==> flow/design.v <==
`timescale 1ns / 1ps
module pixel_generation(
    input clk,                               
    input reset,                             
    input video_on,                          
    input [9:0] x, y,    
    input KEY_UP, KEY_DOWN, KEY_LEFT, KEY_RIGHT,
    output reg [11:0] rgb                    
    );
    reg [1:0] direction;
    reg [1:0] game_state;
    reg [1:0] lives_rem;
    reg game_result;
    reg [1:0] gs;                            
    reg gr;                                  
    parameter X_MAX = 639;                   
    parameter Y_MAX = 479;                   
    parameter SQ_RGB = 12'h00F;              
    parameter BG_RGB = 12'h000;              
    parameter SQUARE_SIZE = 32;              
    parameter SQUARE_VELOCITY_POS = 1;           
    parameter SQUARE_VELOCITY_NEG = 1;
    parameter RECT_RGB = 12'hFFF;
    parameter FLAG_RGB = 12'hF00;
    parameter FLAG_STICK_RGB = 12'hFF0;
    parameter GAME_OVER_RGB = 12'hF0F;
    parameter GAME_START_RGB = 12'h000;
    parameter START_RGB = 12'hFFF;
    parameter WON_RGB = 12'hFFF;
    parameter LOST_RGB = 12'hFFF;
    parameter LIVES_RGB = 12'hF0F;
    wire refresh_tick;
    assign refresh_tick = ((y == 481) && (x == 0)) ? 1 : 0;
    wire [9:0] sq_x_l, sq_x_r;               
    wire [9:0] sq_y_t, sq_y_b;               
    reg [9:0] sq_x_reg, sq_y_reg;            
    wire [9:0] sq_x_next, sq_y_next;         
    reg [9:0] x_delta_reg, y_delta_reg;      
    reg [9:0] x_delta_next, y_delta_next;    
    always @(posedge clk or posedge reset)
        if(reset) begin
            sq_x_reg <= 0;
            sq_y_reg <= 430;
            x_delta_reg <= SQUARE_VELOCITY_POS;
            y_delta_reg <= SQUARE_VELOCITY_POS;
            direction <= 2'b00;
            game_state <= 2'b00;
            lives_rem <= 2'b11;
            game_result <= 1'b0;
        end
        else begin
            gs = game_state;
            gr = game_result;
            if (gs == 2'b00 && KEY_UP) gs = 2'b01;
            if (gs == 2'b10 && KEY_UP) begin
                gs = 2'b00;
                lives_rem  <= 2'b11;
            end
            if (gs == 2'b01) begin
            if (gs == 2'b01) begin
                if (
                ((direction == 2'b10) &&!((sq_x_reg - x_delta_reg) >= 100 &&(sq_x_reg - x_delta_reg) <= 200 && (sq_y_reg >= 50-31) && (sq_y_reg <= 150)) &&
                            !((sq_x_reg - x_delta_reg) >= 120 && (sq_x_reg - x_delta_reg) <= 140 && (sq_y_reg >= 0) && (sq_y_reg <= 70)) &&
                            !((sq_x_reg - x_delta_reg) >= 240 && (sq_x_reg - x_delta_reg) <= 280 && (sq_y_reg >= 120-31) && (sq_y_reg <= 180)) &&
                            !((sq_x_reg - x_delta_reg) >= 320 && (sq_x_reg - x_delta_reg) <= 340 && (sq_y_reg >= 0) && (sq_y_reg <= 90)) && 
                            !((sq_x_reg - x_delta_reg) >= 470 && (sq_x_reg - x_delta_reg) <= 590 && (sq_y_reg >= 35-31) && (sq_y_reg <= 150)) &&
                            !((sq_x_reg - x_delta_reg) >= 550 && (sq_x_reg - x_delta_reg) <= 640 && (sq_y_reg >= 250-31) && (sq_y_reg <= 270)) &&
                            !((sq_x_reg - x_delta_reg) >= 500 && (sq_x_reg - x_delta_reg) <= 530 && (sq_y_reg >= 320-31) && (sq_y_reg <= 480)) &&
                            !((sq_x_reg - x_delta_reg) >= 140 && (sq_x_reg - x_delta_reg) <= 220 && (sq_y_reg >= 380-31) && (sq_y_reg <= 480)) &&
                            !((sq_x_reg - x_delta_reg) >= 180 && (sq_x_reg - x_delta_reg) <= 280 && (sq_y_reg >= 300-31) && (sq_y_reg <= 320)) &&
                            !((sq_x_reg - x_delta_reg) >= 260 && (sq_x_reg - x_delta_reg) <= 370 && (sq_y_reg >= 230-31) && (sq_y_reg <= 250)) &&
                            !((sq_x_reg - x_delta_reg) >= 60 &&  (sq_x_reg - x_delta_reg) <= 90 &&   (sq_y_reg >= 160-31) && (sq_y_reg <= 180)) &&
                            !((sq_x_reg - x_delta_reg) >= 320 && (sq_x_reg - x_delta_reg) <= 340 && (sq_y_reg >= 280-31) && (sq_y_reg <= 300)) &&
                            !((sq_x_reg - x_delta_reg) >= 420 && (sq_x_reg - x_delta_reg) <= 440 && (sq_y_reg >= 290-31) && (sq_y_reg <= 320)) &&
                            !((sq_x_reg - x_delta_reg) >= 60 && (sq_x_reg - x_delta_reg) <= 140 && (sq_y_reg >= 260-31) && (sq_y_reg <= 290)) &&
                            !((sq_x_reg - x_delta_reg) >= 490 && (sq_x_reg - x_delta_reg) <= 510 && (sq_y_reg >= 180-31) && (sq_y_reg <= 280)) &&
                            !((sq_x_reg - x_delta_reg) >= 490 && (sq_x_reg - x_delta_reg) <= 510 && (sq_y_reg >= 180-31) && (sq_y_reg <= 280)) &&    
                            !((sq_x_reg - x_delta_reg) >= 120 && (sq_x_reg - x_delta_reg) <= 140 && (sq_y_reg >= 270-31) && (sq_y_reg <= 320))) 
                            ||
                   ((direction == 2'b11) &&!((sq_x_reg + x_delta_reg +16 ) >= 100 && (sq_x_reg + x_delta_reg +16) <= 200 && (sq_y_reg >= 50-31) && (sq_y_reg <= 150)) &&
                            !((sq_x_reg + x_delta_reg +16 ) >= 120 && (sq_x_reg + x_delta_reg +16) <= 140 && (sq_y_reg >= 0) && (sq_y_reg <= 70)) &&
                            !((sq_x_reg + x_delta_reg +16 ) >= 240 && (sq_x_reg + x_delta_reg +16) <= 280 && (sq_y_reg >= 120-31) && (sq_y_reg <= 180)) &&
                            !((sq_x_reg + x_delta_reg +16 ) >= 320 && (sq_x_reg + x_delta_reg +16) <= 340 && (sq_y_reg >= 0 ) && (sq_y_reg <= 90)) && 
                            !((sq_x_reg + x_delta_reg +16 ) >= 470 && (sq_x_reg + x_delta_reg +16) <= 590 && (sq_y_reg >= 35-31 ) && (sq_y_reg <= 150)) &&
                            !((sq_x_reg + x_delta_reg +16 ) >= 550 && (sq_x_reg + x_delta_reg +16) <= 640 && (sq_y_reg >= 250-31) && (sq_y_reg <= 270)) &&
                            !((sq_x_reg + x_delta_reg +16 ) >= 500 && (sq_x_reg + x_delta_reg +16) <= 530 && (sq_y_reg >= 320-31) && (sq_y_reg <= 480)) &&
                            !((sq_x_reg + x_delta_reg +16 ) >= 140 && (sq_x_reg + x_delta_reg +16) <= 220 && (sq_y_reg >= 380-31) && (sq_y_reg <= 480)) &&
                            !((sq_x_reg + x_delta_reg +16 ) >= 180 && (sq_x_reg + x_delta_reg +16) <= 280 && (sq_y_reg >= 300-31) && (sq_y_reg <= 320)) &&
                            !((sq_x_reg + x_delta_reg +16 ) >= 260 && (sq_x_reg + x_delta_reg +16) <= 370 && (sq_y_reg >= 230-31) && (sq_y_reg <= 250)) &&
                            !((sq_x_reg + x_delta_reg +16 ) >= 60 &&  (sq_x_reg + x_delta_reg +16) <= 90 &&  (sq_y_reg >= 160-31) && (sq_y_reg <= 180)) &&
                            !((sq_x_reg + x_delta_reg +16 ) >= 320 && (sq_x_reg + x_delta_reg +16) <= 340 && (sq_y_reg >= 280-31) && (sq_y_reg <= 300)) &&
                            !((sq_x_reg + x_delta_reg +16 ) >= 420 && (sq_x_reg + x_delta_reg +16) <= 440 && (sq_y_reg >= 290-31) && (sq_y_reg <= 320)) &&
                            !((sq_x_reg + x_delta_reg +16 ) >= 60 && (sq_x_reg + x_delta_reg +16) <= 140 && (sq_y_reg >= 260-31) && (sq_y_reg <= 290)) &&
                            !((sq_x_reg + x_delta_reg + 16) >= 490 && (sq_x_reg + x_delta_reg+16) <= 510 && (sq_y_reg >= 180-31) && (sq_y_reg <= 280)) &&
                            !((sq_x_reg + x_delta_reg + 16) >= 490 && (sq_x_reg + x_delta_reg+16) <= 510 && (sq_y_reg >= 180-31) && (sq_y_reg <= 280)) &&  
                            !((sq_x_reg + x_delta_reg +16 ) >= 120 && (sq_x_reg + x_delta_reg +16) <= 140 && (sq_y_reg >= 270-31) && (sq_y_reg <= 320)))
                            ||
                  ((direction == 2'b00) &&!((sq_y_reg - y_delta_reg) >= 50 &&  (sq_y_reg - y_delta_reg) <= 150 && (sq_x_reg >= 100-15) && (sq_x_reg <= 200)) &&
                            !((sq_y_reg - y_delta_reg) >= 0 &&   (sq_y_reg - y_delta_reg) <= 70 && (sq_x_reg >= 120-15) && (sq_x_reg <= 140)) &&
                            !((sq_y_reg - y_delta_reg) >= 120 && (sq_y_reg - y_delta_reg) <= 180 && (sq_x_reg >= 220) && (sq_x_reg <= 280)) &&
                            !((sq_y_reg - y_delta_reg) >= 0 &&   (sq_y_reg - y_delta_reg) <= 90 && (sq_x_reg >= 320-15) && (sq_x_reg <= 340))  &&
                            !((sq_y_reg - y_delta_reg) >= 35 &&   (sq_y_reg - y_delta_reg) <= 150 && (sq_x_reg >= 470-15) && (sq_x_reg <= 590)) &&
                            !((sq_y_reg - y_delta_reg) >= 250 && (sq_y_reg - y_delta_reg) <= 270 && (sq_x_reg >= 550-15) && (sq_x_reg <= 640)) && 
                            !((sq_y_reg - y_delta_reg) >= 320 && (sq_y_reg - y_delta_reg) <= 480 && (sq_x_reg >= 500-15) && (sq_x_reg <= 530)) &&
                            !((sq_y_reg - y_delta_reg) >= 380 && (sq_y_reg - y_delta_reg) <= 480 && (sq_x_reg >= 140-15) && (sq_x_reg <= 220)) &&
                            !((sq_y_reg - y_delta_reg) >= 300 && (sq_y_reg - y_delta_reg) <= 320 && (sq_x_reg >= 180-15) && (sq_x_reg <= 280))  &&
                            !((sq_y_reg - y_delta_reg) >= 230 && (sq_y_reg - y_delta_reg) <= 250 && (sq_x_reg >= 260-15) && (sq_x_reg <= 370)) &&
                            !((sq_y_reg - y_delta_reg) >= 160 && (sq_y_reg - y_delta_reg) <= 180 && (sq_x_reg >= 60-15) && (sq_x_reg <= 90)) &&
                            !((sq_y_reg - y_delta_reg) >= 280 && (sq_y_reg - y_delta_reg) <= 300 && (sq_x_reg >= 320-15) && (sq_x_reg <= 340)) &&
                            !((sq_y_reg - y_delta_reg) >= 290 && (sq_y_reg - y_delta_reg) <= 320 && (sq_x_reg >= 420-15) && (sq_x_reg <= 440)) &&
                            !((sq_y_reg - y_delta_reg) >= 260 && (sq_y_reg - y_delta_reg) <= 290 && (sq_x_reg >= 60-15) && (sq_x_reg <= 140)) &&
                            !((sq_y_reg - y_delta_reg) >= 180 &&   (sq_y_reg - y_delta_reg) <= 280 && (sq_x_reg >= 490-15) && (sq_x_reg <= 510)) &&
                            !((sq_y_reg - y_delta_reg) >= 180 &&   (sq_y_reg - y_delta_reg) <= 280 && (sq_x_reg >= 490-15) && (sq_x_reg <= 510)) &&  
                            !((sq_y_reg - y_delta_reg) >= 270 && (sq_y_reg - y_delta_reg) <= 320 && (sq_x_reg >= 120-15) && (sq_x_reg <= 140)))
                            ||
                    ((direction == 2'b01) && !((sq_y_reg + y_delta_reg +32) >= 50 && (sq_y_reg + y_delta_reg +32) <= 150 && (sq_x_reg >= 100-15) && (sq_x_reg <= 200)) &&
                            !((sq_y_reg + y_delta_reg +32) >= 0 && (sq_y_reg + y_delta_reg +32) <= 70 && (sq_x_reg >= 120-15) && (sq_x_reg <= 140)) &&
                            !((sq_y_reg + y_delta_reg +32) >= 120 && (sq_y_reg + y_delta_reg +32) <= 180 && (sq_x_reg >= 220) && (sq_x_reg <= 280)) &&
                            !((sq_y_reg + y_delta_reg +32) >= 0 && (sq_y_reg + y_delta_reg +32) <= 90 && (sq_x_reg >= 320-15) && (sq_x_reg <= 340))  &&
                            !((sq_y_reg + y_delta_reg +32) >= 35 && (sq_y_reg + y_delta_reg +32) <= 150 && (sq_x_reg >= 470-15) && (sq_x_reg <= 590)) &&
                            !((sq_y_reg + y_delta_reg +32) >= 250 && (sq_y_reg + y_delta_reg +32) <= 270 && (sq_x_reg >= 550-15) && (sq_x_reg <= 640)) && 
                            !((sq_y_reg + y_delta_reg +32) >= 320 && (sq_y_reg + y_delta_reg +32) <= 480 && (sq_x_reg >= 500-15) && (sq_x_reg <= 530)) &&
                            !((sq_y_reg + y_delta_reg +32) >= 380 && (sq_y_reg + y_delta_reg +32) <= 480 && (sq_x_reg >= 140-15) && (sq_x_reg <= 220)) &&
                            !((sq_y_reg + y_delta_reg +32) >= 300 && (sq_y_reg + y_delta_reg +32) <= 320 && (sq_x_reg >= 180-15) && (sq_x_reg <= 280))  &&
                            !((sq_y_reg + y_delta_reg +32) >= 230 && (sq_y_reg + y_delta_reg +32) <= 250 && (sq_x_reg >= 260-15) && (sq_x_reg <= 370)) &&
                            !((sq_y_reg + y_delta_reg +32) >= 160 && (sq_y_reg + y_delta_reg +32) <= 180 && (sq_x_reg >= 60-15) && (sq_x_reg <= 90)) &&
                            !((sq_y_reg + y_delta_reg +32) >= 280 && (sq_y_reg + y_delta_reg +32) <= 300 && (sq_x_reg >= 320-15) && (sq_x_reg <= 340)) &&
                            !((sq_y_reg + y_delta_reg +32) >= 290 && (sq_y_reg + y_delta_reg +32) <= 320 && (sq_x_reg >= 420-15) && (sq_x_reg <= 440)) &&
                            !((sq_y_reg + y_delta_reg +32) >= 260 && (sq_y_reg + y_delta_reg +32) <= 290 && (sq_x_reg >= 60-15) && (sq_x_reg <= 140)) &&
                            !((sq_y_reg + y_delta_reg +32) >= 180 && (sq_y_reg + y_delta_reg +32) <= 280 && (sq_x_reg >= 490-15) && (sq_x_reg <= 510)) &&
                            !((sq_y_reg + y_delta_reg +32) >= 180 && (sq_y_reg + y_delta_reg +32) <= 280 && (sq_x_reg >= 490-15) && (sq_x_reg <= 510)) &&  
                            !((sq_y_reg + y_delta_reg +32) >= 270 && (sq_y_reg + y_delta_reg +32) <= 320 && (sq_x_reg >= 120-15) && (sq_x_reg <= 140)))
                ) begin
                    sq_x_reg <= sq_x_next;
                    sq_y_reg <= sq_y_next;
                    x_delta_reg <= x_delta_next;
                    y_delta_reg <= y_delta_next;
                end
                else begin
                    if (lives_rem == 2'b11) lives_rem <= 2'b10; 
                    else if (lives_rem == 2'b10) lives_rem <= 2'b01;
                    else if (lives_rem == 2'b01) lives_rem <= 2'b00;  
                end                                 
                if (KEY_UP) direction <= 2'b00;  
                else if (KEY_DOWN) direction <= 2'b01;  
                else if (KEY_LEFT) direction <= 2'b10;  
                else if (KEY_RIGHT) direction <= 2'b11;  
                if (sq_x_r >= 610 && sq_y_t <= 30) begin
                    gs = 2'b10;
                    gr = 1'b1;
                    sq_x_reg <= 0;
                    sq_y_reg <= 430;
                end
                else if (lives_rem == 2'b00) begin
                    gs = 2'b10;
                    gr = 1'b0;
                    sq_x_reg <= 0;
                    sq_y_reg <= 430;
                end
            end
        end
            game_state <= gs;
            game_result <= gr;
    end
    assign sq_x_l = sq_x_reg;                    
    assign sq_y_t = sq_y_reg;                    
    assign sq_x_r = (sq_x_l + SQUARE_SIZE) - 16;    
    assign sq_y_b = sq_y_t + SQUARE_SIZE - 1;    
    wire sq_on;
    assign sq_on = (sq_x_l <= x) && (x <= sq_x_r) && (sq_y_t <= y) && (y <= sq_y_b) && game_state == 2'b01;
    assign sq_x_next = (refresh_tick) ?
    (sq_x_r >= X_MAX) ? sq_x_reg - x_delta_reg :   
    (sq_x_l <= 0) ? sq_x_reg + x_delta_reg :
    ((direction == 2'b10) &&!((sq_x_reg - x_delta_reg) >= 100 &&(sq_x_reg - x_delta_reg) <= 200 && (sq_y_reg >= 50-31) && (sq_y_reg <= 150)) &&
                            !((sq_x_reg - x_delta_reg) >= 120 && (sq_x_reg - x_delta_reg) <= 140 && (sq_y_reg >= 0) && (sq_y_reg <= 70)) &&
                            !((sq_x_reg - x_delta_reg) >= 240 && (sq_x_reg - x_delta_reg) <= 280 && (sq_y_reg >= 120-31) && (sq_y_reg <= 180)) &&
                            !((sq_x_reg - x_delta_reg) >= 320 && (sq_x_reg - x_delta_reg) <= 340 && (sq_y_reg >= 0) && (sq_y_reg <= 90)) && 
                            !((sq_x_reg - x_delta_reg) >= 490 && (sq_x_reg - x_delta_reg) <= 510 && (sq_y_reg >= 180-31) && (sq_y_reg <= 280)) &&    
                            !((sq_x_reg - x_delta_reg) >= 470 && (sq_x_reg - x_delta_reg) <= 590 && (sq_y_reg >= 35-31) && (sq_y_reg <= 150)) &&
                            !((sq_x_reg - x_delta_reg) >= 550 && (sq_x_reg - x_delta_reg) <= 640 && (sq_y_reg >= 250-31) && (sq_y_reg <= 270)) &&
                            !((sq_x_reg - x_delta_reg) >= 500 && (sq_x_reg - x_delta_reg) <= 530 && (sq_y_reg >= 320-31) && (sq_y_reg <= 480)) &&
                            !((sq_x_reg - x_delta_reg) >= 140 && (sq_x_reg - x_delta_reg) <= 220 && (sq_y_reg >= 380-31) && (sq_y_reg <= 480)) &&
                            !((sq_x_reg - x_delta_reg) >= 180 && (sq_x_reg - x_delta_reg) <= 280 && (sq_y_reg >= 300-31) && (sq_y_reg <= 320)) &&
                            !((sq_x_reg - x_delta_reg) >= 260 && (sq_x_reg - x_delta_reg) <= 370 && (sq_y_reg >= 230-31) && (sq_y_reg <= 250)) &&
                            !((sq_x_reg - x_delta_reg) >= 60 &&  (sq_x_reg - x_delta_reg) <= 90 &&   (sq_y_reg >= 160-31) && (sq_y_reg <= 180)) &&
                            !((sq_x_reg - x_delta_reg) >= 320 && (sq_x_reg - x_delta_reg) <= 340 && (sq_y_reg >= 280-31) && (sq_y_reg <= 300)) &&
                            !((sq_x_reg - x_delta_reg) >= 420 && (sq_x_reg - x_delta_reg) <= 440 && (sq_y_reg >= 290-31) && (sq_y_reg <= 320)) &&
                            !((sq_x_reg - x_delta_reg) >= 60 && (sq_x_reg - x_delta_reg) <= 140 && (sq_y_reg >= 260-31) && (sq_y_reg <= 290)) &&
                            !((sq_x_reg - x_delta_reg) >= 120 && (sq_x_reg - x_delta_reg) <= 140 && (sq_y_reg >= 270-31) && (sq_y_reg <= 320)))
                            ? (sq_x_reg - x_delta_reg) :
    ((direction == 2'b11) &&!((sq_x_reg + x_delta_reg +16 ) >= 100 && (sq_x_reg + x_delta_reg +16) <= 200 && (sq_y_reg >= 50-31) && (sq_y_reg <= 150)) &&
                            !((sq_x_reg + x_delta_reg +16 ) >= 120 && (sq_x_reg + x_delta_reg +16) <= 140 && (sq_y_reg >= 0) && (sq_y_reg <= 70)) &&
                            !((sq_x_reg + x_delta_reg +16 ) >= 240 && (sq_x_reg + x_delta_reg +16) <= 280 && (sq_y_reg >= 120-31) && (sq_y_reg <= 180)) &&
                            !((sq_x_reg + x_delta_reg +16 ) >= 320 && (sq_x_reg + x_delta_reg +16) <= 340 && (sq_y_reg >= 0 ) && (sq_y_reg <= 90)) && 
                            !((sq_x_reg + x_delta_reg + 16) >= 490 && (sq_x_reg + x_delta_reg+16) <= 510 && (sq_y_reg >= 180-31) && (sq_y_reg <= 280)) && 
                            !((sq_x_reg + x_delta_reg +16 ) >= 470 && (sq_x_reg + x_delta_reg +16) <= 590 && (sq_y_reg >= 35-31 ) && (sq_y_reg <= 150)) &&
                            !((sq_x_reg + x_delta_reg +16 ) >= 550 && (sq_x_reg + x_delta_reg +16) <= 640 && (sq_y_reg >= 250-31) && (sq_y_reg <= 270)) &&
                            !((sq_x_reg + x_delta_reg +16 ) >= 500 && (sq_x_reg + x_delta_reg +16) <= 530 && (sq_y_reg >= 320-31) && (sq_y_reg <= 480)) &&
                            !((sq_x_reg + x_delta_reg +16 ) >= 140 && (sq_x_reg + x_delta_reg +16) <= 220 && (sq_y_reg >= 380-31) && (sq_y_reg <= 480)) &&
                            !((sq_x_reg + x_delta_reg +16 ) >= 180 && (sq_x_reg + x_delta_reg +16) <= 280 && (sq_y_reg >= 300-31) && (sq_y_reg <= 320)) &&
                            !((sq_x_reg + x_delta_reg +16 ) >= 260 && (sq_x_reg + x_delta_reg +16) <= 370 && (sq_y_reg >= 230-31) && (sq_y_reg <= 250)) &&
                            !((sq_x_reg + x_delta_reg +16 ) >= 60 &&  (sq_x_reg + x_delta_reg +16) <= 90 &&  (sq_y_reg >= 160-31) && (sq_y_reg <= 180)) &&
                            !((sq_x_reg + x_delta_reg +16 ) >= 320 && (sq_x_reg + x_delta_reg +16) <= 340 && (sq_y_reg >= 280-31) && (sq_y_reg <= 300)) &&
                            !((sq_x_reg + x_delta_reg +16 ) >= 420 && (sq_x_reg + x_delta_reg +16) <= 440 && (sq_y_reg >= 290-31) && (sq_y_reg <= 320)) &&
                            !((sq_x_reg + x_delta_reg +16 ) >= 60 && (sq_x_reg + x_delta_reg +16) <= 140 && (sq_y_reg >= 260-31) && (sq_y_reg <= 290)) &&
                            !((sq_x_reg + x_delta_reg +16 ) >= 120 && (sq_x_reg + x_delta_reg +16) <= 140 && (sq_y_reg >= 270-31) && (sq_y_reg <= 320)))
                            ? (sq_x_reg + x_delta_reg) : sq_x_reg :
    sq_x_reg;
assign sq_y_next = (refresh_tick) ?
    (sq_y_t <= 0) ? sq_y_reg + y_delta_reg :     
    (sq_y_b >= Y_MAX) ? sq_y_reg - y_delta_reg :
    ((direction == 2'b00) &&!((sq_y_reg - y_delta_reg) >= 50 &&  (sq_y_reg - y_delta_reg) <= 150 && (sq_x_reg >= 100-15) && (sq_x_reg <= 200)) &&
                            !((sq_y_reg - y_delta_reg) >= 0 &&   (sq_y_reg - y_delta_reg) <= 70 && (sq_x_reg >= 120-15) && (sq_x_reg <= 140)) &&
                            !((sq_y_reg - y_delta_reg) >= 120 && (sq_y_reg - y_delta_reg) <= 180 && (sq_x_reg >= 220) && (sq_x_reg <= 280)) &&
                            !((sq_y_reg - y_delta_reg) >= 0 &&   (sq_y_reg - y_delta_reg) <= 90 && (sq_x_reg >= 320-15) && (sq_x_reg <= 340))  &&
                            !((sq_y_reg - y_delta_reg) >= 180 &&   (sq_y_reg - y_delta_reg) <= 280 && (sq_x_reg >= 490-15) && (sq_x_reg <= 510)) &&
                            !((sq_y_reg - y_delta_reg) >= 35 &&   (sq_y_reg - y_delta_reg) <= 150 && (sq_x_reg >= 470-15) && (sq_x_reg <= 590)) &&
                            !((sq_y_reg - y_delta_reg) >= 250 && (sq_y_reg - y_delta_reg) <= 270 && (sq_x_reg >= 550-15) && (sq_x_reg <= 640)) && 
                            !((sq_y_reg - y_delta_reg) >= 320 && (sq_y_reg - y_delta_reg) <= 480 && (sq_x_reg >= 500-15) && (sq_x_reg <= 530)) &&
                            !((sq_y_reg - y_delta_reg) >= 380 && (sq_y_reg - y_delta_reg) <= 480 && (sq_x_reg >= 140-15) && (sq_x_reg <= 220)) &&
                            !((sq_y_reg - y_delta_reg) >= 300 && (sq_y_reg - y_delta_reg) <= 320 && (sq_x_reg >= 180-15) && (sq_x_reg <= 280))  &&
                            !((sq_y_reg - y_delta_reg) >= 230 && (sq_y_reg - y_delta_reg) <= 250 && (sq_x_reg >= 260-15) && (sq_x_reg <= 370)) &&
                            !((sq_y_reg - y_delta_reg) >= 160 && (sq_y_reg - y_delta_reg) <= 180 && (sq_x_reg >= 60-15) && (sq_x_reg <= 90)) &&
                            !((sq_y_reg - y_delta_reg) >= 280 && (sq_y_reg - y_delta_reg) <= 300 && (sq_x_reg >= 320-15) && (sq_x_reg <= 340)) &&
                            !((sq_y_reg - y_delta_reg) >= 290 && (sq_y_reg - y_delta_reg) <= 320 && (sq_x_reg >= 420-15) && (sq_x_reg <= 440)) &&
                            !((sq_y_reg - y_delta_reg) >= 260 && (sq_y_reg - y_delta_reg) <= 290 && (sq_x_reg >= 60-15) && (sq_x_reg <= 140)) &&
                            !((sq_y_reg - y_delta_reg) >= 270 && (sq_y_reg - y_delta_reg) <= 320 && (sq_x_reg >= 120-15) && (sq_x_reg <= 140)))
                            ? (sq_y_reg - y_delta_reg) :
    ((direction == 2'b01) && !((sq_y_reg + y_delta_reg +32) >= 50 && (sq_y_reg + y_delta_reg +32) <= 150 && (sq_x_reg >= 100-15) && (sq_x_reg <= 200)) &&
                            !((sq_y_reg + y_delta_reg +32) >= 0 && (sq_y_reg + y_delta_reg +32) <= 70 && (sq_x_reg >= 120-15) && (sq_x_reg <= 140)) &&
                            !((sq_y_reg + y_delta_reg +32) >= 120 && (sq_y_reg + y_delta_reg +32) <= 180 && (sq_x_reg >= 220) && (sq_x_reg <= 280)) &&
                            !((sq_y_reg + y_delta_reg +32) >= 0 && (sq_y_reg + y_delta_reg +32) <= 90 && (sq_x_reg >= 320-15) && (sq_x_reg <= 340))  &&
                            !((sq_y_reg + y_delta_reg +32) >= 35 && (sq_y_reg + y_delta_reg +32) <= 150 && (sq_x_reg >= 470-15) && (sq_x_reg <= 590)) &&
                            !((sq_y_reg + y_delta_reg +32) >= 180 && (sq_y_reg + y_delta_reg +32) <= 280 && (sq_x_reg >= 490-15) && (sq_x_reg <= 510)) &&
                            !((sq_y_reg + y_delta_reg +32) >= 250 && (sq_y_reg + y_delta_reg +32) <= 270 && (sq_x_reg >= 550-15) && (sq_x_reg <= 640)) && 
                            !((sq_y_reg + y_delta_reg +32) >= 320 && (sq_y_reg + y_delta_reg +32) <= 480 && (sq_x_reg >= 500-15) && (sq_x_reg <= 530)) &&
                            !((sq_y_reg + y_delta_reg +32) >= 380 && (sq_y_reg + y_delta_reg +32) <= 480 && (sq_x_reg >= 140-15) && (sq_x_reg <= 220)) &&
                            !((sq_y_reg + y_delta_reg +32) >= 300 && (sq_y_reg + y_delta_reg +32) <= 320 && (sq_x_reg >= 180-15) && (sq_x_reg <= 280))  &&
                            !((sq_y_reg + y_delta_reg +32) >= 230 && (sq_y_reg + y_delta_reg +32) <= 250 && (sq_x_reg >= 260-15) && (sq_x_reg <= 370)) &&
                            !((sq_y_reg + y_delta_reg +32) >= 160 && (sq_y_reg + y_delta_reg +32) <= 180 && (sq_x_reg >= 60-15) && (sq_x_reg <= 90)) &&
                            !((sq_y_reg + y_delta_reg +32) >= 280 && (sq_y_reg + y_delta_reg +32) <= 300 && (sq_x_reg >= 320-15) && (sq_x_reg <= 340)) &&
                            !((sq_y_reg + y_delta_reg +32) >= 290 && (sq_y_reg + y_delta_reg +32) <= 320 && (sq_x_reg >= 420-15) && (sq_x_reg <= 440)) &&
                            !((sq_y_reg + y_delta_reg +32) >= 260 && (sq_y_reg + y_delta_reg +32) <= 290 && (sq_x_reg >= 60-15) && (sq_x_reg <= 140)) &&
                            !((sq_y_reg + y_delta_reg +32) >= 270 && (sq_y_reg + y_delta_reg +32) <= 320 && (sq_x_reg >= 120-15) && (sq_x_reg <= 140)))
                            ? (sq_y_reg + y_delta_reg) : sq_y_reg:
    sq_y_reg;
    always @* begin
        x_delta_next = x_delta_reg;
        y_delta_next = y_delta_reg;
       if(sq_y_t < 1)                               
           y_delta_next = 1;                        
       else if(sq_x_r >= X_MAX)                    
           x_delta_next = 1;                        
       else if (sq_x_r >= 300) 
           x_delta_next = 2;
    end
    wire rect_on;
    assign rect_on = ((x >= 100 && x <= 200) && (y >= 50 && y <= 150) ||
               (x >= 120 && x <= 140) && (y >= 0 && y <= 70) ||
               (x >= 240 && x <= 280) && (y >= 120 && y <= 180) ||
               (x >= 320 && x <= 340) && (y >= 0 && y <= 90) ||
               (x >= 490 && x <=510) &&  (y>= 180 && y <=280) ||      
               (x >= 470 && x <= 590) && (y >= 35 && y <= 150) ||
               (x >= 550 && x <= 640) && (y >= 250 && y <= 270) ||
               (x >= 500 && x <= 530) && (y >= 320 && y <= 480) ||
               (x >= 140 && x <= 220) && (y >= 380 && y <= 480) ||
               (x >= 180 && x <= 280) && (y >= 300 && y <= 320) ||
               (x >= 260 && x <= 370) && (y >= 230 && y <= 250) ||
               (x >= 60 && x <= 90) && (y >= 160 && y <= 180) ||
               (x >= 320 && x <= 340) && (y >= 280 && y <= 300) ||
               (x >= 420 && x <= 440) && (y >= 290 && y <= 320) ||
               (x >= 60 && x <= 140) && (y >= 260 && y <= 290) ||
               (x >= 120 && x <= 140) && (y >= 270 && y <= 320)) && (game_state == 2'b01);
    wire flag_on;
    assign flag_on = ((x >= 610 && x <= 630) && (y >= 0 && y <= 30) && (game_state == 2'b01));
    wire flag_stick_on;
    assign flag_stick_on = ((x >= 630 && x <= 635) && (y >= 0 && y <= 50) && (game_state == 2'b01));
    wire s_on;
    assign s_on = ((x >= 100 && x <= 140) && (y >= 200 && y <= 220) ||   
                   (x >= 100 && x <= 120) && (y >= 220 && y <= 240) ||   
                   (x >= 100 && x <= 140) && (y >= 240 && y <= 260) ||   
                   (x >= 120 && x <= 140) && (y >= 260 && y <= 280) ||   
                   (x >= 100 && x <= 140) && (y >= 280 && y <= 300)) && game_state == 2'b00;    
    wire t_on;
    assign t_on = ((x >= 160 && x <= 200) && (y >= 200 && y <= 220) ||   
                   (x >= 175 && x <= 185) && (y >= 200 && y <= 300)) && game_state == 2'b00;
    wire a_on;
    assign a_on = ((x >= 220 && x <= 240) && (y >= 200 && y <= 300) ||   
                   (x >= 240 && x <= 260) && (y >= 200 && y <= 220) ||   
                   (x >= 240 && x <= 260) && (y >= 240 && y <= 260) ||   
                   (x >= 260 && x <= 280) && (y >= 200 && y <= 300)) && game_state == 2'b00;    
    wire r_on;
    assign r_on =((x >= 300 && x <= 315) && (y >= 200 && y <= 250) ||   
                   (x >= 315 && x <= 325) && (y >= 200 && y <= 215) ||   
                   (x >= 325 && x <= 340) && (y >= 200 && y <= 250) ||
                   (x >= 315 && x <= 325) && (y >= 225 && y <= 250) ||
                   (x >= 300 && x <= 320) && (y >= 250 && y <= 300) ||
                   (x >= 335 && x <= 345) && (y >= 250 && y <= 290)) && game_state == 2'b00;  
    wire t2_on;
    assign t2_on = ((x >= 360 && x <= 400) && (y >= 200 && y <= 220) ||   
                    (x >= 375 && x <= 385) && (y >= 220 && y <= 300)) && game_state == 2'b00;    
    wire won_on;
     assign won_on = (
    ((x >= 290) && (x <= 300) && (y >= 210) && (y <= 260)) ||
    ((x >= 310) && (x <= 320) && (y >= 220) && (y <= 260)) ||
    ((x >= 330) && (x <= 340) && (y >= 210) && (y <= 260)) ||
    ((x >= 300) && (x <= 310) && (y >= 250) && (y <= 260)) ||
    ((x >= 320) && (x <= 330) && (y >= 250) && (y <= 260)) ||
    ((x >= 360) && (x <= 370) && (y >= 210) && (y <= 260)) ||
    ((x >= 380) && (x <= 390) && (y >= 210) && (y <= 260)) ||
    ((x >= 370) && (x <= 380) && (y >= 210) && (y <= 220)) ||
    ((x >= 370) && (x <= 380) && (y >= 250) && (y <= 260)) ||
    ((x >= 410) && (x <= 420) && (y >= 210) && (y <= 260)) ||
    ((x >= 430) && (x <= 440) && (y >= 210) && (y <= 260)) ||
    ((x >= 420) && (x <= 430) && (y >= 210) && (y <= 220))
) && (game_state == 2'b10) && (game_result == 1'b1);
    wire loss_on;
    assign loss_on =  (
    ((x >= 280) && (x <= 290) && (y >= 200) && (y <= 240)) ||
    ((x >= 290) && (x <= 320) && (y >= 230) && (y <= 240)) ||
    ((x >= 330) && (x <= 340) && (y >= 200) && (y <= 240)) ||
    ((x >= 360) && (x <= 370) && (y >= 200) && (y <= 240)) ||
    ((x >= 340) && (x <= 360) && (y >= 200) && (y <= 210)) ||
    ((x >= 340) && (x <= 360) && (y >= 230) && (y <= 240)) ||
    ((x >= 390) && (x <= 420) && (y >= 200) && (y <= 210)) ||
    ((x >= 390) && (x <= 400) && (y >= 210) && (y <= 220)) ||
    ((x >= 390) && (x <= 420) && (y >= 220) && (y <= 230)) ||
    ((x >= 410) && (x <= 420) && (y >= 230) && (y <= 240)) ||
    ((x >= 390) && (x <= 420) && (y >= 240) && (y <= 250)) ||
    ((x >= 440) && (x <= 470) && (y >= 200) && (y <= 210)) ||
    ((x >= 450) && (x <= 460) && (y >= 210) && (y <= 240)))
 && (game_state == 2'b10) && (game_result == 1'b0);
    wire three_on;
    assign three_on = (
    ((x >= 535) && (x <= 600) && (y >= 400) && (y <= 420)) ||
    ((x >= 535) && (x <= 600) && (y >= 440) && (y <= 460)) ||
    ((x >= 535) && (x <= 600) && (y >= 480) && (y <= 500)) ||
    ((x >= 535) && (x <= 600) && (y >= 520) && (y <= 540)) && game_state == 2'b01 && lives_rem == 2'b11);
    wire two_on;
    assign two_on = (
    ((x >= 5) && (x <= 15) && (y >= 5) && (y <= 10)) ||
    ((x >= 12) && (x <= 15) && (y >= 10) && (y <= 17)) ||
    ((x >= 5) && (x <= 12) && (y >= 15) && (y <= 17)) ||
    ((x >= 5) && (x <= 8) && (y >= 17) && (y <= 24)) ||
    ((x >= 5) && (x <= 15) && (y >= 24) && (y <= 34)) && game_state == 2'b01 && lives_rem == 2'b10
) ;
    wire one_on;
    assign one_on = (((x >= 5) && (x <= 10) && (y >= 5) && (y <= 25))
    && game_state == 2'b01 && lives_rem == 2'b01
    ); 
    always @*
        if (~video_on)
            rgb = 12'h000;           
        else if (sq_on)
            rgb = SQ_RGB;            
        else if (rect_on)
            rgb = RECT_RGB;          
        else if (flag_on)
            rgb = FLAG_RGB;
        else if (flag_stick_on)
            rgb = FLAG_STICK_RGB;
        else if (s_on && game_state == 2'b00)
            rgb = 12'hF00;           
        else if (t_on && game_state == 2'b00)
            rgb = 12'h0F0;           
        else if (a_on && game_state == 2'b00)
            rgb = 12'h00F;           
        else if (r_on && game_state == 2'b00)
            rgb = 12'h0F0;        
        else if (t2_on && game_state == 2'b00)
            rgb = 12'hF00;           
        else if (won_on && game_state == 2'b10 && game_result == 1'b1)
            rgb = 12'h000;
        else if (loss_on && game_state == 2'b10 && game_result == 1'b0)
            rgb = 12'h000;
        else if (!loss_on && !won_on && game_state == 2'b10)  
            rgb = GAME_OVER_RGB;     
        else
            rgb = BG_RGB;          
endmodule
Ticket comment

---- Reports on pixel_generation ----
Module pixel_generation before and after one edit of its RTL, step after step.
"unedited" refers to lines of the RTL above, "edited" to lines of the edited file.
"change" is "edited" less "unedited", of the values as shown; "relative change" is that difference over "unedited", in percent.
Operators: Yosys type, input widths -> output width; for muxes data width and select width s.
Cell names lack the library's common part.
Not given: -
design
  design top .............................. pixel_generation
  clock ................................... clk
  library ................................. sky130hd
  corner .................................. tt_025C_1v80

---- The edit ----
Unified diff, file above to edited file.
A script made this edit. It changes what the design does and was not meant as an optimisation.
begin of diff
@@ -176,5 +176,5 @@
                             !((sq_x_reg - x_delta_reg) >= 240 && (sq_x_reg - x_delta_reg) <= 280 && (sq_y_reg >= 120-31) && (sq_y_reg <= 180)) &&
                             !((sq_x_reg - x_delta_reg) >= 320 && (sq_x_reg - x_delta_reg) <= 340 && (sq_y_reg >= 0) && (sq_y_reg <= 90)) && 
-                            !((sq_x_reg - x_delta_reg) >= 490 && (sq_x_reg - x_delta_reg) <= 510 && (sq_y_reg >= 180-31) && (sq_y_reg <= 280)) &&    
+                            !((sq_x_reg - x_delta_reg) >= 490 && (sq_x_reg - x_delta_reg) > 510 && (sq_y_reg >= 180-31) && (sq_y_reg <= 280)) &&    
                             !((sq_x_reg - x_delta_reg) >= 470 && (sq_x_reg - x_delta_reg) <= 590 && (sq_y_reg >= 35-31) && (sq_y_reg <= 150)) &&
                             !((sq_x_reg - x_delta_reg) >= 550 && (sq_x_reg - x_delta_reg) <= 640 && (sq_y_reg >= 250-31) && (sq_y_reg <= 270)) &&
end of diff

---- Elaborated design ----
Yosys after proc, flatten, opt, wreduce and memory -nomap, before mapping. Memory bits, and registers merged into a memory's read port (data or address), are not among the register bits. Print and check cells are not counted.
operators by class
  what                  unedited  edited  change  relative change (%)
  reduce/logical cells  635       639     +4      +0.63
  muxes and demuxes     49        49      0       0.00
  eq/ne operators       11        11      0       0.00
  $add $sub $neg        14        14      0       0.00
  $lt $le $gt $ge       275       276     +1      +0.36
  bitwise operators     2         2       0       0.00
operators by type and width
  kind                  unedited  edited  change  relative change (%)
  $logic_and 1x1->1     498       501     +3      +0.60
  $logic_not 1->1       66        67      +1      +1.52
  $gt 32x9->1 const B   0         1       +1      -
  $logic_or 1x1->1      55        55      0       0.00
  $ge 10x9->1 const B   42        42      0       0.00
  $le 10x9->1 const B   41        41      0       0.00
  $ge 32x9->1 const B   26        26      0       0.00
  $ge 10x8->1 const B   25        25      0       0.00
  $le 32x9->1 const B   22        22      0       0.00
  $le 10x8->1 const B   19        19      0       0.00
  $mux 10               18        18      0       0.00
  $mux 2                15        15      0       0.00
  $ge 32x8->1 const B   14        14      0       0.00
  $mux 12               13        13      0       0.00
  $le 32x8->1 const B   11        11      0       0.00
  $le 10x10->1 const B  8         8       0       0.00
  $ge 10x7->1 const B   7         7       0       0.00
  $le 10x7->1 const B   7         7       0       0.00
  $eq 2x2->1 const B    6         6       0       0.00
  $ge 10x10->1 const B  6         6       0       0.00
  $ge 32x6->1 const B   6         6       0       0.00
  $ge 32x7->1 const B   6         6       0       0.00
  $le 32x10->1 const B  6         6       0       0.00
  $le 32x7->1 const B   6         6       0       0.00
  $eq 2x1->1 const B    4         4       0       0.00
  $ge 10x6->1 const B   4         4       0       0.00
  $le 10x10->1          4         4       0       0.00
  $logic_not 2->1       3         3       0       0.00
Not every row of either side is listed.
word-level totals
  what                   unedited  edited  change  relative change (%)
  output and inout bits  12        12      0       0.00
  register bits          37        37      0       0.00
  input port bits        27        27      0       0.00
  elaborated cells       993       998     +5      +0.50

---- Logic depth ----
Depth = most cells in a row (Yosys ltp): at word level without a register or memory, in the mapped netlist without a sequential cell, where the memories' decode and read muxes count.
logic depth
  what                          unedited  edited  change  relative change (%)
  depth after elaboration       34        34      0       0.00
  ABC_AREA                      0         0       -       -
  mapped depth                  20        22      +2      +10.00
  mapped depth without buffers  15        17      +2      +13.33

---- Synthesis result ----
Source: synth_stat.txt of the flow (Yosys; design flattened, memories mapped). It holds for the ABC_AREA given above (unset counts as 0); a run with the other value may have another netlist.
mapped netlist
  what                            unedited  edited   change  relative change (%)
  sequential area (µm²)           863.3     863.3    0.0     0.00
  mapped flip-flops               34        34       0       0.00
  synthesis area (µm²)            11662.4   12054.1  +391.7  +3.36
  buffer cells                    149       161      +12     +8.05
  standard cells after synthesis  1779      1849     +70     +3.93
cells by type
  cell type  unedited  edited  change  relative change (%)
  nand2_1    144       174     +30     +20.83
  nor3_1     76        53      -23     -30.26
  o21a_1     28        6       -22     -78.57
  buf_2      30        48      +18     +60.00
  a21oi_1    141       157     +16     +11.35
  nand4_1    39        52      +13     +33.33
  buf_1      22        9       -13     -59.09
  a31oi_1    39        51      +12     +30.77
  nand3_1    62        71      +9      +14.52
  mux2i_1    18        10      -8      -44.44
  a21o_1     16        24      +8      +50.00
  nor2_1     166       159     -7      -4.22
  o21ai_0    132       139     +7      +5.30
  a41oi_1    14        7       -7      -50.00
  o21bai_1   3         10      +7      +233.33
  o31ai_1    22        16      -6      -27.27
  and2_1     16        22      +6      +37.50
  a2bb2oi_1  10        4       -6      -60.00
Not every row of either side is listed.

---- Worst setup path after synthesis ----
OpenSTA on the mapped netlist: ideal clock, no wires. The path of least setup slack (recovery checks aside). Input and output delay are each 20% of the period. Register names are those of the netlist, which keeps one name where synthesis merged equal registers.
timing path after synthesis
  what                               unedited            edited              change  relative change (%)
  path type                          input to output     input to output     -       -
  start point                        input port x[1]     input port x[5]     -       -
  end point                          output port rgb[1]  output port rgb[1]  -       -
  stages                             15                  13                  -2      -13.33
  required time (ps)                 8000                8000                0       0.00
  period (ps)                        10000               10000               0       0.00
  arrival (ps)                       5004                4638                -366    -7.31
  delay of the path (ps)             3004                2638                -366    -12.18
  path buffers                       2                   2                   0       0.00
  input delay (ps)                   2000                2000                0       0.00
  slack (ps)                         2996                3362                +366    -
  output delay (ps)                  2000                2000                0       0.00
  launch time at the first pin (ps)  2000                2000                0       0.00
  synthesis period reached (ps)      7004                6638                -366    -5.23
"delay of the path" = arrival - input delay + setup time.
A path that ends at an output port has no setup time.
"stages": output pins that drive a net of the path, with the launching flip-flop's if there is one; two outputs of one cell count as two.
"synthesis period reached" is the clock period less the worst setup slack; recovery checks do not enter. This is arithmetic on one report: input and output delays are still those of the set period (20% each).
The rows between start and end are the longest chain of elaborated cells between them; the timing report does not say that the signal goes this way. Where chains are equally long, one stands for them.
A line is the first line of the expression or statement that the cell stems from. Yosys adds cells for indexed reads and writes and turns some case tables into memories.
on the way, after synthesis, unedited
  cells stage by stage .................... clkbuf_1 inv_1 ha_1 nor2b_1 o21a_1 o21a_1 o21a_1 o21a_1 o21a_1 o21a_1 o21ai_0 a21oi_1 or4_1 a41oi_1 buf_4
  cells in the longest elaborated chain ... 34
  elaborated cells on any way between the ends .. 302
  classes of those cells .................. 73 x compare; 13 x mux; 216 x reduce/logical
ends and longest elaborated chain, after synthesis, unedited
  what                            RTL line  text
  start: declaration              6         input [9:0] x, y,
  $ge 10x9->1                     319       ((x >= 280) && (x <= 290) && (y >= 200) && (y <= 240)) ||
  $logic_and 1x1->1 (3 in a row)  319
  $logic_or 1x1->1 (12 in a row)  319
  $logic_and 1x1->1 (2 in a row)  318       assign loss_on =  (
  $logic_not 1->1                 376       else if (!loss_on && !won_on && game_state == 2'b10)
  $logic_and 1x1->1 (2 in a row)  376
  $mux 12                         376
  [... 5 more ...]                -
  $mux 12                         364       else if (t_on && game_state == 2'b00)
  $mux 12                         362       else if (s_on && game_state == 2'b00)
  $mux 12                         360       else if (flag_stick_on)
  $mux 12                         358       else if (flag_on)
  $mux 12                         356       else if (rect_on)
  $mux 12                         354       else if (sq_on)
  $mux 12                         352       if (~video_on)
  end: declaration                8         output reg [11:0] rgb
Nets of the timed path that keep an RTL name, with a line that drives or declares them; the list need not be complete.
nets with RTL names, path after synthesis, unedited
  signal  RTL line
  rgb[0]  352
on the way, after synthesis, edited
  cells stage by stage .................... clkbuf_1 nor2_1 nand2_1 o21ai_0 nand2_1 or2_2 a311o_1 a221oi_1 nor4_1 a31oi_1 nor2b_1 a31oi_1 buf_4
  cells in the longest elaborated chain ... 34
  elaborated cells on any way between the ends .. 302
  classes of those cells .................. 73 x compare; 13 x mux; 216 x reduce/logical
ends and longest elaborated chain, after synthesis, edited
  what                            RTL line  text
  start: declaration              6         input [9:0] x, y,
  $ge 10x9->1                     319       ((x >= 280) && (x <= 290) && (y >= 200) && (y <= 240)) ||
  $logic_and 1x1->1 (3 in a row)  319
  $logic_or 1x1->1 (12 in a row)  319
  $logic_and 1x1->1 (2 in a row)  318       assign loss_on =  (
  $logic_not 1->1                 376       else if (!loss_on && !won_on && game_state == 2'b10)
  $logic_and 1x1->1 (2 in a row)  376
  $mux 12                         376
  [... 5 more ...]                -
  $mux 12                         364       else if (t_on && game_state == 2'b00)
  $mux 12                         362       else if (s_on && game_state == 2'b00)
  $mux 12                         360       else if (flag_stick_on)
  $mux 12                         358       else if (flag_on)
  $mux 12                         356       else if (rect_on)
  $mux 12                         354       else if (sq_on)
  $mux 12                         352       if (~video_on)
  end: declaration                8         output reg [11:0] rgb
nets with RTL names, path after synthesis, edited
  signal  RTL line
  rgb[0]  352

---- Worst path after layout ----
Path of least setup slack in the final report of each run of set A (OpenROAD, finished layout, wires in). Where an end is a register, its clock arrival counts in the times.
The report prints the path's times to 10 ps; the period is as set.
timing path after layout
  what                               unedited            edited              change  relative change (%)
  path type                          input to output     input to output     -       -
  start point                        input port x[3]     input port x[3]     -       -
  end point                          output port rgb[2]  output port rgb[2]  -       -
  period (ps)                        8710                8710                0       0.00
  arrival (ps)                       6140                5970                -170    -2.77
  slack (ps)                         830                 1000                +170    -
  path buffers                       2                   2                   0       0.00
  launch time at the first pin (ps)  1740                1740                0       0.00
  input delay (ps)                   1740                1740                0       0.00
  output delay (ps)                  1740                1740                0       0.00
  required time (ps)                 6970                6970                0       0.00
  stages                             13                  12                  -1      -7.69
The rows between start and end are the longest chain of elaborated cells between them; the timing report does not say that the signal goes this way. Where chains are equally long, one stands for them.
on the way, after layout, unedited
  cells stage by stage .................... clkdlybuf4s50_1 and2_1 a211oi_1 o21ai_0 a21oi_1 a32o_1 a21oi_1 o21ai_0 nand2_1 a21oi_1 o41ai_1 a41oi_1 clkdlybuf4s50_1
  cells in the longest elaborated chain ... 34
  elaborated cells on any way between the ends .. 302
  classes of those cells .................. 73 x compare; 13 x mux; 216 x reduce/logical
ends and longest elaborated chain, after layout, unedited
  what                            RTL line  text
  start: declaration              6         input [9:0] x, y,
  $ge 10x9->1                     319       ((x >= 280) && (x <= 290) && (y >= 200) && (y <= 240)) ||
  $logic_and 1x1->1 (3 in a row)  319
  $logic_or 1x1->1 (12 in a row)  319
  $logic_and 1x1->1 (2 in a row)  318       assign loss_on =  (
  $logic_not 1->1                 376       else if (!loss_on && !won_on && game_state == 2'b10)
  $logic_and 1x1->1 (2 in a row)  376
  $mux 12                         376
  [... 5 more ...]                -
  $mux 12                         364       else if (t_on && game_state == 2'b00)
  $mux 12                         362       else if (s_on && game_state == 2'b00)
  $mux 12                         360       else if (flag_stick_on)
  $mux 12                         358       else if (flag_on)
  $mux 12                         356       else if (rect_on)
  $mux 12                         354       else if (sq_on)
  $mux 12                         352       if (~video_on)
  end: declaration                8         output reg [11:0] rgb
on the way, after layout, edited
  cells stage by stage .................... clkdlybuf4s50_1 nand2_1 nor4_1 a21oi_1 o21ai_0 a41oi_1 a221oi_1 nor4_1 a31oi_1 nor2b_1 a31oi_1 clkdlybuf4s50_1
  cells in the longest elaborated chain ... 34
  elaborated cells on any way between the ends .. 302
  classes of those cells .................. 73 x compare; 13 x mux; 216 x reduce/logical
ends and longest elaborated chain, after layout, edited
  what                            RTL line  text
  start: declaration              6         input [9:0] x, y,
  $ge 10x9->1                     319       ((x >= 280) && (x <= 290) && (y >= 200) && (y <= 240)) ||
  $logic_and 1x1->1 (3 in a row)  319
  $logic_or 1x1->1 (12 in a row)  319
  $logic_and 1x1->1 (2 in a row)  318       assign loss_on =  (
  $logic_not 1->1                 376       else if (!loss_on && !won_on && game_state == 2'b10)
  $logic_and 1x1->1 (2 in a row)  376
  $mux 12                         376
  [... 5 more ...]                -
  $mux 12                         364       else if (t_on && game_state == 2'b00)
  $mux 12                         362       else if (s_on && game_state == 2'b00)
  $mux 12                         360       else if (flag_stick_on)
  $mux 12                         358       else if (flag_on)
  $mux 12                         356       else if (rect_on)
  $mux 12                         354       else if (sq_on)
  $mux 12                         352       if (~video_on)
  end: declaration                8         output reg [11:0] rgb

---- Flow runs ----
Both versions went through the flow (Yosys, OpenROAD) with the same settings in each pair. Constraints: input delay and output delay 20% of the set period each, output load 0.01 pF.
flow settings, set A
  CORE_UTILIZATION ........................ 40
  period_ns ............................... 8.71
  CAP_MARGIN .............................. 20
  CORE_MARGIN ............................. 2
  SLEW_MARGIN ............................. 20
results, set A
  what                                 unedited  edited   change   relative change (%)
  worst hold slack (ps)                499       498      -1       -
  worst slack on setup checks (ps)     825       996      +171     -
  die outline area (µm²)               30537.6   31540.0  +1002.4  +3.28
  post-synthesis cell area (µm²)       11662.4   12054.1  +391.7   +3.36
  utilization in the final report (%)  43.3      42.9     -0.4     -
